==> flow/design.v <==
module control(
    input logic [6:0]op_cc, 
    input logic [2:0]fun3_c, 
    input logic [6:0]fun7_c, 
    input logic calu_br, 
    output logic cmem_wr, 
    output logic cbr, 
    output logic cmem_rd, 
    output logic creg_wr, 
    output logic cmem_reg, 
    output logic [5:0] calu_op, 
    output logic [2:0] cop_a, 
    output logic cop_b, 
    output logic i_type,  
    output logic r_type,
    output logic s_type,
    output logic sb_type,
    output logic u_type,
    output logic uj_type
);
    localparam  
                R_TYPE = 7'b0110011 , 
                R_TYPEW = 7'b0111011 , 
                I_TYPEL = 7'b0000011 , 
                I_TYPE = 7'b0010011 , 
                I_TYPEW = 7'b0011011 , 
                I_TYPEJ = 7'b1100111 , 
                I_TYPEE = 7'b1100111 , 
                S_TYPE = 7'b0100011 , 
                SB_TYPE = 7'b1100011 , 
                U_TYPE = 7'b0010111 , 
                UJ_TYPE = 7'b1101111 ; 
    assign creg_wr = ( (op_cc == R_TYPE) | (op_cc == R_TYPEW) | (op_cc == I_TYPE) | (op_cc == I_TYPEW)
                        | (op_cc == I_TYPEJ) | (op_cc == I_TYPEL) | (op_cc == U_TYPE) | (op_cc == UJ_TYPE)
                        | (op_cc == 7'h37)  
                      ) ? 1'b1 : 1'b0 ;
    assign cop_a = ( (op_cc == R_TYPE) | (op_cc == R_TYPEW) | (op_cc == I_TYPE) | (op_cc == I_TYPEW) | (op_cc == I_TYPEJ)
                        | (op_cc == I_TYPEL) | (op_cc == SB_TYPE)
                    ) ? 1'b1 : 1'b0 ;
    assign cop_b = ( (op_cc == R_TYPE) | (op_cc == R_TYPEW) | (op_cc == SB_TYPE) | (op_cc == S_TYPE)
                    ) ? 1'b1 : 1'b0 ;
    assign cmem_wr = (op_cc == S_TYPE) ? 1'b1 : 1'b0 ;
    assign cmem_rd = (op_cc == I_TYPEL) ? 1'b1 : 1'b0 ;
    assign cmem_reg = (op_cc == I_TYPEL) ? 1'b1 : 1'b0 ;
    assign cbr = (op_cc == SB_TYPE) && (calu_br == 1'b1) ? 1'b1 : 1'b0 ;
    assign i_type = ( (op_cc == I_TYPE) | (op_cc == I_TYPEE) | (op_cc == I_TYPEJ) | (op_cc == I_TYPEL)
                     | (op_cc == I_TYPEW) ) ? 1'b1 : 1'b0 ; 
    assign r_type = ( (op_cc == R_TYPE) | (op_cc == R_TYPEW) ) ? 1'b1 : 1'b0 ;
    assign s_type = (op_cc == S_TYPE) ? 1'b1 : 1'b0 ;
    assign sb_type = (op_cc == SB_TYPE) ? 1'b1 : 1'b0 ;
    assign u_type = (op_cc == U_TYPE) ? 1'b1 : 1'b0 ;
    assign uj_type = (op_cc == UJ_TYPE) ? 1'b1 : 1'b0 ;
    assign calu_op =   ((op_cc == 7'h03) && (fun3_c == 3'h0)) ? 6'd1 :  
                       ((op_cc == 7'h03) && (fun3_c == 3'h1)) ? 6'd2 :   
                       ((op_cc == 7'h03) && (fun3_c == 3'h2)) ? 6'd3 :   
                       ((op_cc == 7'h03) && (fun3_c == 3'h3)) ? 6'd4 :   
                       ((op_cc == 7'h03) && (fun3_c == 3'h4)) ? 6'd5 :   
                       ((op_cc == 7'h03) && (fun3_c == 3'h5)) ? 6'd6 :   
                       ((op_cc == 7'h03) && (fun3_c == 3'h6)) ? 6'd7 :   
                       ((op_cc == 7'h13) && (fun3_c == 3'h0)) ? 6'd8 :   
                       ((op_cc == 7'h13) && (fun3_c == 3'h1) && (fun7_c == 7'h0)) ? 6'd9 :   
                       ((op_cc == 7'h13) && (fun3_c == 3'h2)) ? 6'd10 :   
                       ((op_cc == 7'h13) && (fun3_c == 3'h3)) ? 6'd11 :   
                       ((op_cc == 7'h13) && (fun3_c == 3'h4)) ? 6'd12 :   
                       ((op_cc == 7'h13) && (fun3_c == 3'h5) && (fun7_c == 7'h00)) ? 6'd13 :   
                       ((op_cc == 7'h13) && (fun3_c == 3'h5) && (fun7_c == 7'h20)) ? 6'd14 :   
                       ((op_cc == 7'h13) && (fun3_c == 3'h6)) ? 6'd15 :   
                       ((op_cc == 7'h13) && (fun3_c == 3'h7)) ? 6'd16 :   
                       ((op_cc == 7'h17)) ? 6'd17 :   
                       ((op_cc == 7'h23) && (fun3_c == 3'h0)) ? 6'd18 :   
                       ((op_cc == 7'h23) && (fun3_c == 3'h1)) ? 6'd19 :   
                       ((op_cc == 7'h23) && (fun3_c == 3'h2)) ? 6'd20 :   
                       ((op_cc == 7'h23) && (fun3_c == 3'h3)) ? 6'd21 :   
                       ((op_cc == 7'h33) && (fun3_c == 3'h0) && (fun7_c == 7'h00)) ? 6'd22 :   
                       ((op_cc == 7'h33) && (fun3_c == 3'h0) && (fun7_c == 7'h20)) ? 6'd23 :   
                       ((op_cc == 7'h33) && (fun3_c == 3'h1) && (fun7_c == 7'h00)) ? 6'd24 :   
                       ((op_cc == 7'h33) && (fun3_c == 3'h2) && (fun7_c == 7'h00)) ? 6'd25 :   
                       ((op_cc == 7'h33) && (fun3_c == 3'h3) && (fun7_c == 7'h00)) ? 6'd26 :   
                       ((op_cc == 7'h33) && (fun3_c == 3'h4) && (fun7_c == 7'h00)) ? 6'd27 :   
                       ((op_cc == 7'h33) && (fun3_c == 3'h5) && (fun7_c == 7'h00)) ? 6'd28 :   
                       ((op_cc == 7'h33) && (fun3_c == 3'h5) && (fun7_c == 7'h20)) ? 6'd29 :   
                       ((op_cc == 7'h33) && (fun3_c == 3'h6) && (fun7_c == 7'h00)) ? 6'd30 :   
                       ((op_cc == 7'h33) && (fun3_c == 3'h7) && (fun7_c == 7'h00)) ? 6'd31 :   
                       ((op_cc == 7'h37)) ? 6'd32 :   
                       ((op_cc == 7'h63) && (fun3_c == 3'h0)) ? 6'd33 :   
                       ((op_cc == 7'h63) && (fun3_c == 3'h1)) ? 6'd34 :   
                       ((op_cc == 7'h63) && (fun3_c == 3'h4)) ? 6'd35 :   
                       ((op_cc == 7'h63) && (fun3_c == 3'h5)) ? 6'd36 :   
                       ((op_cc == 7'h63) && (fun3_c == 3'h6)) ? 6'd37 :   
                       ((op_cc == 7'h63) && (fun3_c == 3'h7)) ? 6'd38 :   
                       ((op_cc == 7'h67) && (fun3_c == 3'h0)) ? 6'd39 :   
                       ((op_cc == 7'h6F)) ? 6'd40 : 6'd0 ;  
endmodule
module imm_gen(
        input logic [31:0] instr,  
        output logic [31:0] imm  
    );
    always_comb begin
        imm = 32'd0;
        if (instr[6:0] == 7'h03 || instr[6:0] == 7'h13 || instr[6:0] == 7'h1B || instr[6:0] == 7'h67 || instr[6:0] == 7'h73)begin  
            imm = {{20{instr[31]}}, {instr [31:20]}};
        end
        else if (instr[6:0] == 7'h23)begin  
            imm = { {20{instr[31]}}, {instr [31:25],instr [11:7]}};
        end
        else if (instr[6:0] == 7'h63)begin  
            imm = { {19{instr[31]}},instr[31],instr[7],instr [30:25] ,instr[11:8],1'b0 };
        end
        else if (instr[6:0] == 7'h17 || instr[6:0] == 7'h37)begin  
            imm = {instr[31:12],12'b0};
        end
        else if (instr[6:0] == 7'h6F)begin  
            imm = { {11{instr[31]}}, instr[31], instr[19:12], instr[20], instr[30:21], 1'b0};
        end
    end
endmodule
module alu(
    input logic clk,
    input logic rst,  
    input logic [31:0] aop_a,
    input logic [31:0] aop_b,
    input logic [31:0] aimm,
    input logic [5:0] alu_op,
    input logic [31:0] apc,
    output logic cond,  
    output logic branch,
    output logic [31:0] result
);
always_comb begin
    cond = 1'b0;
    if (alu_op ==  6'd33)begin  
        if (aop_a == aop_b)begin
            cond = 1'b1;
        end 
    end
    if (alu_op ==  6'd34)begin  
        if (aop_a != aop_b)begin
            cond = 1'b1;
        end 
    end
    if (alu_op == 6'd35)begin  
        if ($signed(aop_a) < $signed(aop_b))begin
            cond = 1'b1;
        end 
    end
    if (alu_op == 6'd36)begin  
        if ($signed(aop_a) >= $signed(aop_b))begin
            cond = 1'b1;
        end     
    end
    if ($unsigned(alu_op) == $unsigned(6'd37))begin  
        if (aop_a < aop_b)begin
            cond = 1'b1;
        end 
    end
    if ($unsigned(alu_op) ==  $unsigned(6'd38))begin  
        if (aop_a >= aop_b)begin
            cond = 1'b1;
        end 
    end
end
always_ff @(posedge clk) begin
    if (rst == 1'b1)begin
        result <= 32'd0;
        branch <= 1'b0;
    end
    else begin
    branch <= cond;
    if (alu_op ==  6'd1)begin  
        result <= aop_a + aimm;
    end
    if (alu_op ==  6'd2)begin  
        result <= aop_a + aimm;
    end
    if (alu_op ==  6'd3)begin  
        result <= aop_a + aimm;
    end
    if (alu_op ==  6'd4)begin  
        result <= aop_a + aimm;
    end
    if (alu_op ==  6'd5)begin  
        result <= aop_a + aimm;
    end
    if (alu_op ==  6'd6)begin  
        result <= aop_a + aimm;
    end
    if (alu_op ==  6'd7)begin  
        result <= aop_a + aimm;
    end
    if (alu_op ==  6'd8)begin  
        result <= aop_a + aimm;
    end
    if (alu_op ==  6'd9)begin  
        result <= aop_a << aimm[4:0];
    end
    if (alu_op ==  6'd10)begin  
        result <= $signed(aop_a) < $signed(aimm) ? 32'd1 : 32'd0;
    end
    if ($unsigned(alu_op) == $unsigned(6'd11))begin  
        result <= aop_a < aimm ? 32'd1 : 32'd0;
    end
    if (alu_op ==  6'd12)begin  
        result <= aop_a ^ aimm;
    end
    if (alu_op ==  6'd13)begin  
        result <= aop_a >> aimm[4:0];
    end
    if (alu_op ==  6'd14)begin  
        result <= $signed(aop_a) >>> aimm[4:0];
    end
    if (alu_op ==  6'd15)begin  
        result <= aop_a | aimm;
    end
    if (alu_op ==  6'd16)begin  
        result <= aop_a & aimm;
    end
    if (alu_op ==  6'd17)begin  
        result <= apc + aimm;
    end
    if (alu_op ==  6'd18)begin  
        result <= aop_a + aimm;
    end
    if (alu_op ==  6'd19)begin  
        result <= aop_a + aimm;
    end
    if (alu_op ==  6'd20)begin  
        result <= aop_a + aimm;
    end
    if (alu_op ==  6'd21)begin  
        result <= aop_a + aimm;
    end
    if (alu_op ==  6'd22)begin  
        result <= aop_a + aop_b;
    end
    if (alu_op ==  6'd23)begin  
        result <= aop_a - aop_b;
    end
    if (alu_op ==  6'd24)begin  
        result <= aop_a << aop_b[4:0];
    end
    if (alu_op ==  6'd25)begin  
        result <= $signed(aop_a) < $signed(aop_b) ? 32'd1 : 32'd0;
    end
    if ($unsigned(alu_op) ==  $unsigned(6'd26))begin  
        result <= aop_a < aop_b ? 32'd1 : 32'd0;
    end
    if (alu_op ==  6'd27)begin  
        result <= aop_a ^ aop_b;
    end
    if (alu_op ==  6'd28)begin  
        result <= aop_a >> aop_b[4:0];
    end
    if (alu_op ==  6'd29)begin  
        result <= $signed(aop_a) >>> aop_b[4:0];
    end
    if (alu_op ==  6'd30)begin  
        result <= aop_a | aop_b;
    end
    if (alu_op ==  6'd31)begin  
        result <= aop_a & aop_b;
    end
    if (alu_op ==  6'd32)begin  
        result <= aimm;
    end
    if (alu_op ==  6'd39)begin  
        result <= apc + 32'd4;
    end
    if (alu_op ==  6'd40)begin  
        result <= apc + 32'd4;
    end
    end
end
endmodule
module ifu(
    input logic ibranch,  
    input logic i_typej,  
    input logic sb_type,  
    input logic uj_type,  
    input logic [31:0] iop_a,  
    input logic [31:0] imm,
    input logic [31:0] pci,  
    input logic clk, 
    input logic rst,  
    output logic [31:0] pc  
);
always_ff @(posedge clk) begin
    if (rst == 1'b1)begin
    pc <= 32'd0;
    end
    else if (sb_type == 1'b1 && ibranch == 1'b1)begin  
    pc <= pci + imm;
    end
    else if (i_typej == 1'b1)begin  
    pc <= (iop_a + imm) & 32'hFFFF_FFFE;
    end
    else if (uj_type == 1'b1)begin  
    pc <= pci + imm;
    end
    else begin
        pc <= pci + 32'd4;
    end
end
endmodule
module bolt_exec(
    input logic clk,
    input logic rst,  
    input logic [31:0] instr,  
    input logic [31:0] rs1,  
    input logic [31:0] rs2,  
    input logic [31:0] pc,  
    output logic [31:0] result,  
    output logic [31:0] next_pc,  
    output logic branch,  
    output logic reg_wr,  
    output logic mem_wr,  
    output logic mem_rd  
);
    logic cmem_wr, cbr, cmem_rd, creg_wr, cmem_reg, cop_b;
    logic [2:0] cop_a;
    logic [5:0] calu_op;
    logic i_type, r_type, s_type, sb_type, u_type, uj_type;
    logic [31:0] imm;
    logic cond;
    control u_control (
        .op_cc(instr[6:0]), .fun3_c(instr[14:12]), .fun7_c(instr[31:25]), .calu_br(cond),
        .cmem_wr(cmem_wr), .cbr(cbr), .cmem_rd(cmem_rd), .creg_wr(creg_wr), .cmem_reg(cmem_reg),
        .calu_op(calu_op), .cop_a(cop_a), .cop_b(cop_b),
        .i_type(i_type), .r_type(r_type), .s_type(s_type), .sb_type(sb_type), .u_type(u_type),
        .uj_type(uj_type)
    );
    imm_gen u_imm_gen (.instr(instr), .imm(imm));
    alu u_alu (
        .clk(clk), .rst(rst), .aop_a(rs1), .aop_b(rs2), .aimm(imm), .alu_op(calu_op), .apc(pc),
        .cond(cond), .branch(branch), .result(result)
    );
    ifu u_ifu (
        .ibranch(cbr), .i_typej(calu_op == 6'd39), .sb_type(sb_type), .uj_type(calu_op == 6'd40),
        .iop_a(rs1), .imm(imm), .pci(pc), .clk(clk), .rst(rst), .pc(next_pc)
    );
    always_ff @(posedge clk) begin
        if (rst == 1'b1)begin
            reg_wr <= 1'b0;
            mem_wr <= 1'b0;
            mem_rd <= 1'b0;
        end
        else begin
            reg_wr <= creg_wr;
            mem_wr <= cmem_wr;
            mem_rd <= cmem_rd;
        end
    end
endmodule
Lab notebook: bolt_exec

-- From RTL to reports: bolt_exec
Module bolt_exec before and after one edit of its RTL, step after step.
"original" refers to lines of the RTL above, "edited" to lines of the edited file.
"change": "edited" minus "original" as printed here.
Cell names lack the library's common part.
Not given: --
- design top: bolt_exec
- clock input: clk
- library: sky130hd
- timing corner: tt_025C_1v80

-- Edit of the RTL
The edit as a unified diff against the file above.
The edited RTL no longer does the same as the RTL above: the edit was made by script, with no optimisation intended.
begin of diff
@@ -231,5 +231,5 @@
     end
     if (alu_op ==  6'd22)begin  
-        result <= aop_a + aop_b;
+        result <= aop_a | aop_b;
     end
     if (alu_op ==  6'd23)begin  
end of diff

-- After elaboration
Counts by Yosys on the flattened word-level netlist (proc, flatten, opt, wreduce; memories kept). Register bits leave out memories and registers merged into their read ports (data or address). Print and check cells are left out.
- operators by class (what ; original ; edited ; change):
    multiplexer cells ; 103 ; 103 ; 0
    magnitude comparators ; 6 ; 6 ; 0
    eq/ne operators ; 62 ; 62 ; 0
    bitwise gates (word level) ; 14 ; 14 ; 0
    reductions and logical operators ; 57 ; 57 ; 0
    add/sub/neg operators ; 5 ; 4 ; -1
    shift operators ; 6 ; 6 ; 0
- operators by type and width (operator ; original ; edited ; change):
    32-bit adder ; 3 ; 2 ; -1
Operator kinds equal on both sides are left out: 34.
- bit counts (what ; original ; edited ; change):
    word-level cells ; 259 ; 258 ; -1
    register bits after elaboration ; 68 ; 68 ; 0

-- Logic depth
Longest topological path by Yosys (ltp), each cell counted once; first at word level (registers and memories cut), then after technology mapping (sequential cells cut; the memories' decode and read muxes count).
- logic depth (what ; original ; edited ; change):
    word-level depth ; 76 ; 76 ; 0
    ABC_AREA ; 0 ; 0 ; --
    mapped depth ; 24 ; 23 ; -1
    depth with buffers taken out ; 20 ; 19 ; -1

-- Synthesis result
Yosys stat after the flow's synthesis: flattened, memories mapped to cells. It holds for the ABC_AREA given above (unset counts as 0); a run with the other value may have another netlist.
- synthesis totals (what ; original ; edited ; change):
    mapped cells ; 3835 ; 3532 ; -303
    buffers ; 310 ; 259 ; -51
    mapped flip-flops ; 68 ; 68 ; 0
    synthesis area (sq um) ; 25274.2 ; 23560.1 ; -1714.1
- cells by type (cell type ; original ; edited ; change):
    mux2i_1 ; 72 ; 136 ; +64
    nand3_1 ; 161 ; 109 ; -52
    o21ai_0 ; 267 ; 221 ; -46
    a21oi_1 ; 386 ; 343 ; -43
    clkbuf_1 ; 219 ; 182 ; -37
    o211ai_1 ; 91 ; 66 ; -25
    o311ai_0 ; 23 ; 6 ; -17
    a211oi_1 ; 106 ; 90 ; -16
    nand2_1 ; 358 ; 373 ; +15
    a21o_1 ; 56 ; 42 ; -14
    xor2_1 ; 46 ; 32 ; -14
    o221ai_1 ; 42 ; 31 ; -11
    a211o_1 ; 29 ; 18 ; -11
    nand2b_1 ; 29 ; 18 ; -11
    o2bb2ai_1 ; 12 ; 1 ; -11
    a2111oi_0 ; 30 ; 20 ; -10
    o21bai_1 ; 30 ; 20 ; -10
    buf_2 ; 56 ; 47 ; -9
Cell types equal on both sides are left out: 18.
Not every row of either side is listed.
By module: a second synthesis without flattening, with its own total; a netlist apart from the flattened one above.
- unflattened totals (what ; original ; edited ; change):
    cell total of the unflattened synthesis ; 4104 ; 4310 ; +206
    area (unflattened synthesis) (sq um) ; 27548.9 ; 29150.5 ; +1601.6
Each row is one instance without its submodules.
- modules, original (module ; area (sq um) ; cells ; sequential area (sq um) ; instances):
    alu ; 21006.4 ; 3199 ; 660.6 ; 1
    ifu ; 5043.6 ; 677 ; 640.6 ; 1
    control ; 769.5 ; 124 ; 0.0 ; 1
    imm_gen ; 605.6 ; 93 ; 0.0 ; 1
    bolt_exec ; 123.9 ; 11 ; 60.1 ; 1
- modules, edited (module ; area (sq um) ; cells ; sequential area (sq um) ; instances):
    alu ; 22607.9 ; 3405 ; 660.6 ; 1
    ifu ; 5043.6 ; 677 ; 640.6 ; 1
    control ; 769.5 ; 124 ; 0.0 ; 1
    imm_gen ; 605.6 ; 93 ; 0.0 ; 1
    bolt_exec ; 123.9 ; 11 ; 60.1 ; 1

-- Path before layout
Path of least setup slack by OpenSTA after synthesis, without wires, with an ideal clock, recovery checks aside; 20% of the period is set as input and as output delay. Where synthesis merged equal registers, the netlist keeps one of their names.
- path after synthesis (what ; original ; edited ; change):
    kind ; input to register ; input to register ; --
    start point ; in instr[5] ; in instr[4] ; --
    end point ; reg u_alu.result[30] ; reg u_alu.result[26] ; --
    period (ns) ; 6.5 ; 6.5 ; 0.0
    stages on the path ; 22 ; 23 ; +1
    library setup time (ns) ; 0.126 ; 0.133 ; +0.007
    slack (ns) ; 0.978 ; 0.309 ; -0.669
    delay of the path (ns) ; 4.222 ; 4.891 ; +0.669
    arrival time (ns) ; 5.396 ; 6.058 ; +0.662
    path buffers ; 5 ; 6 ; +1
    period reached after synthesis (ns) ; 5.522 ; 6.191 ; +0.669
"delay of the path" = arrival - input delay + setup time.
"stages on the path": output pins that drive a net of the path, with the launching flip-flop's if there is one; two outputs of one cell count as two.
"period reached after synthesis" is the clock period less the worst setup slack; recovery checks do not enter. This is arithmetic on one report: input and output delays are still those of the set period (20% each).
The rows between start and end are the longest chain of elaborated cells between them; the timing report does not say that the signal goes this way. Where chains are equally long, one stands for them.
A line is the first line of the expression or statement that the cell stems from. Yosys adds cells for indexed reads and writes and turns some case tables into memories.
A register here has more assigning lines than the two given.
Between the ends, after synthesis, original:
- path through: buf_2 nor2b_1 and3_1 buf_2 o21ai_2 inv_2 buf_2 buf_2 buf_2 fa_1 a21oi_1 nand4b_1 a21bo_2 a21oi_1 nor2_1 o41ai_1 a211oi_1 o31ai_1 xnor2_1 nand2_1 a41oi_1 o21ai_0
- length of the longest elaborated chain: 76
- ends and longest elaborated chain, after synthesis, original (what ; line ; text):
    start: declaration ; 307 ; input logic [31:0] instr,
    7-bit equality test ; 92 ; ((op_cc == 7'h6F)) ? 6'd40 : 6'd0 ;
    6-bit 2-to-1 mux ; 92 ;
    6-bit 2-to-1 mux ; 91 ; ((op_cc == 7'h67) && (fun3_c == 3'h0)) ? 6'd39 :
    6-bit 2-to-1 mux ; 90 ; ((op_cc == 7'h63) && (fun3_c == 3'h7)) ? 6'd38 :
    6-bit 2-to-1 mux ; 89 ; ((op_cc == 7'h63) && (fun3_c == 3'h6)) ? 6'd37 :
    6-bit 2-to-1 mux ; 88 ; ((op_cc == 7'h63) && (fun3_c == 3'h5)) ? 6'd36 :
    6-bit 2-to-1 mux ; 87 ; ((op_cc == 7'h63) && (fun3_c == 3'h4)) ? 6'd35 :
    [... 62 more ...] ; -- ;
    32-bit 2-to-1 mux ; 250 ; if (alu_op ==  6'd28)begin
    32-bit 2-to-1 mux ; 253 ; if (alu_op ==  6'd29)begin
    32-bit 2-to-1 mux ; 256 ; if (alu_op ==  6'd30)begin
    32-bit 2-to-1 mux ; 259 ; if (alu_op ==  6'd31)begin
    32-bit 2-to-1 mux ; 262 ; if (alu_op ==  6'd32)begin
    32-bit 2-to-1 mux ; 265 ; if (alu_op ==  6'd39)begin
    32-bit 2-to-1 mux ; 268 ; if (alu_op ==  6'd40)begin
    end: assignment ; 266 ; result <= apc + 32'd4;
    end: assignment ; 269 ; result <= apc + 32'd4;
    end: declaration ; 127 ; output logic [31:0] result
Between the ends, after synthesis, edited:
- path through: buf_2 buf_2 mux2i_1 a22o_1 o21ai_2 inv_1 buf_2 buf_2 clkbuf_1 fa_1 a21o_1 and4_1 o31a_1 o32a_1 clkbuf_1 a21oi_1 o21ai_0 a211oi_1 nor2_1 a2111o_1 a221oi_1 o311a_1 a211oi_1
- length of the longest elaborated chain: 76
- ends and longest elaborated chain, after synthesis, edited (what ; line ; text):
    start: declaration ; 307 ; input logic [31:0] instr,
    7-bit equality test ; 92 ; ((op_cc == 7'h6F)) ? 6'd40 : 6'd0 ;
    6-bit 2-to-1 mux ; 92 ;
    6-bit 2-to-1 mux ; 91 ; ((op_cc == 7'h67) && (fun3_c == 3'h0)) ? 6'd39 :
    6-bit 2-to-1 mux ; 90 ; ((op_cc == 7'h63) && (fun3_c == 3'h7)) ? 6'd38 :
    6-bit 2-to-1 mux ; 89 ; ((op_cc == 7'h63) && (fun3_c == 3'h6)) ? 6'd37 :
    6-bit 2-to-1 mux ; 88 ; ((op_cc == 7'h63) && (fun3_c == 3'h5)) ? 6'd36 :
    6-bit 2-to-1 mux ; 87 ; ((op_cc == 7'h63) && (fun3_c == 3'h4)) ? 6'd35 :
    [... 62 more ...] ; -- ;
    32-bit 2-to-1 mux ; 250 ; if (alu_op ==  6'd28)begin
    32-bit 2-to-1 mux ; 253 ; if (alu_op ==  6'd29)begin
    32-bit 2-to-1 mux ; 256 ; if (alu_op ==  6'd30)begin
    32-bit 2-to-1 mux ; 259 ; if (alu_op ==  6'd31)begin
    32-bit 2-to-1 mux ; 262 ; if (alu_op ==  6'd32)begin
    32-bit 2-to-1 mux ; 265 ; if (alu_op ==  6'd39)begin
    32-bit 2-to-1 mux ; 268 ; if (alu_op ==  6'd40)begin
    end: assignment ; 266 ; result <= apc + 32'd4;
    end: assignment ; 269 ; result <= apc + 32'd4;
    end: declaration ; 127 ; output logic [31:0] result

-- Worst path after layout
From the final timing report of each run of set A: the path of least setup slack in the routed layout; clock arrival at registers is part of the times.
- path post-layout (what ; original ; edited ; change):
    kind ; input to register ; input to register ; --
    start point ; in rs1[1] ; in instr[2] ; --
    end point ; reg u_alu.result[28] ; reg u_alu.result[0] ; --
    period (ns) ; 6.5 ; 6.5 ; 0.0
    path buffers ; 6 ; 9 ; +3
    stages on the path ; 19 ; 24 ; +5
    arrival time (ns) ; 6.35 ; 6.34 ; -0.01
    slack (ns) ; 0.49 ; 0.47 ; -0.02
    library setup time (ns) ; 0.06 ; 0.12 ; +0.06
The rows between start and end are the longest chain of elaborated cells between them; the timing report does not say that the signal goes this way. Where chains are equally long, one stands for them.
A register here has more assigning lines than the two given.
Between the ends, post-layout, original:
- path through: clkdlybuf4s50_1 buf_4 fa_1 a211oi_1 o21bai_2 o211ai_1 buf_4 nand3_1 buf_4 a311o_1 a221o_2 a2111oi_1 buf_4 nor2_1 xnor2_1 buf_4 o22ai_1 a311o_1 o21ai_1
- ends and longest elaborated chain, post-layout, original (what ; line ; text):
    start: declaration ; 308 ; input logic [31:0] rs1,
    end: assignment ; 170 ; result <= aop_a + aimm;
    end: assignment ; 173 ; result <= aop_a + aimm;
    end: declaration ; 127 ; output logic [31:0] result
original: No chain of elaborated cells between the ends is given.
Between the ends, post-layout, edited:
- path through: dlygate4sd2_1 nand4bb_2 buf_4 nor2_1 buf_4 buf_4 o21a_2 buf_4 a21oi_2 ha_1 nor4_2 buf_4 nand3_1 a21oi_1 buf_4 o31a_1 o22ai_1 o211ai_1 buf_4 a311oi_1 a211o_1 a31oi_1 buf_4 nor4_1
- length of the longest elaborated chain: 76
- ends and longest elaborated chain, post-layout, edited (what ; line ; text):
    start: declaration ; 307 ; input logic [31:0] instr,
    7-bit equality test ; 92 ; ((op_cc == 7'h6F)) ? 6'd40 : 6'd0 ;
    6-bit 2-to-1 mux ; 92 ;
    6-bit 2-to-1 mux ; 91 ; ((op_cc == 7'h67) && (fun3_c == 3'h0)) ? 6'd39 :
    6-bit 2-to-1 mux ; 90 ; ((op_cc == 7'h63) && (fun3_c == 3'h7)) ? 6'd38 :
    6-bit 2-to-1 mux ; 89 ; ((op_cc == 7'h63) && (fun3_c == 3'h6)) ? 6'd37 :
    6-bit 2-to-1 mux ; 88 ; ((op_cc == 7'h63) && (fun3_c == 3'h5)) ? 6'd36 :
    6-bit 2-to-1 mux ; 87 ; ((op_cc == 7'h63) && (fun3_c == 3'h4)) ? 6'd35 :
    [... 62 more ...] ; -- ;
    32-bit 2-to-1 mux ; 250 ; if (alu_op ==  6'd28)begin
    32-bit 2-to-1 mux ; 253 ; if (alu_op ==  6'd29)begin
    32-bit 2-to-1 mux ; 256 ; if (alu_op ==  6'd30)begin
    32-bit 2-to-1 mux ; 259 ; if (alu_op ==  6'd31)begin
    32-bit 2-to-1 mux ; 262 ; if (alu_op ==  6'd32)begin
    32-bit 2-to-1 mux ; 265 ; if (alu_op ==  6'd39)begin
    32-bit 2-to-1 mux ; 268 ; if (alu_op ==  6'd40)begin
    end: assignment ; 266 ; result <= apc + 32'd4;
    end: assignment ; 269 ; result <= apc + 32'd4;
    end: declaration ; 127 ; output logic [31:0] result

-- Measured runs
Both versions went through the flow (Yosys, OpenROAD) with the same settings in each pair. Constraints: input delay and output delay 20% of the set period each, output load 0.01 pF.
Flow settings, set A:
- CORE_UTILIZATION at 28
- SETUP_SLACK_MARGIN at 0.5
- period_ns: 6.5
- CAP_MARGIN at 20
- CORE_MARGIN at 2
- SLEW_MARGIN at 20
- results, set A (what ; original ; edited ; change):
    area of the synthesized netlist (sq um) ; 25274.2 ; 23560.1 ; -1714.1
    standard-cell area of the final layout (sq um) ; 34917.2 ; 32967.9 ; -1949.3
    utilization after routing (%) ; 38.9 ; 39.5 ; +0.6
    clock period reached (ns) ; 6.009 ; 6.027 ; +0.018
    worst hold slack after layout (ns) ; 0.525 ; 0.520 ; -0.005
    setup slack of the critical path (ns) ; 0.491 ; 0.473 ; -0.018
    power consumption (mW) ; 3.457 ; 3.202 ; -0.255
    setup total negative slack (ns) ; 0.000 ; 0.000 ; 0.000
    die area (sq um) ; 92683.7 ; 86480.1 ; -6203.6
Flow settings, set B:
- CORE_UTILIZATION at 27
- SETUP_SLACK_MARGIN at 0.5
- period_ns: 6.11
- CAP_MARGIN at 20
- CORE_MARGIN at 2
- SLEW_MARGIN at 20
- results, set B (what ; original ; edited ; change):
    area of the synthesized netlist (sq um) ; 25274.2 ; 23560.1 ; -1714.1
    standard-cell area of the final layout (sq um) ; 37108.1 ; 34687.0 ; -2421.1
    utilization after routing (%) ; 39.9 ; 40.0 ; +0.1
    clock period reached (ns) ; 5.623 ; 5.647 ; +0.024
    worst hold slack after layout (ns) ; 0.538 ; 0.510 ; -0.028
    setup slack of the critical path (ns) ; 0.487 ; 0.463 ; -0.024
    power consumption (mW) ; 3.813 ; 3.531 ; -0.282
    setup total negative slack (ns) ; 0.000 ; 0.000 ; 0.000
    die area (sq um) ; 96072.1 ; 89637.4 ; -6434.7
By "clock period reached" is meant the clock period of the run minus its worst setup slack. This is arithmetic on one report: input and output delays are still those of the set period (20% each).
"power consumption" is the tool's figure for a default switching activity; nothing was simulated.
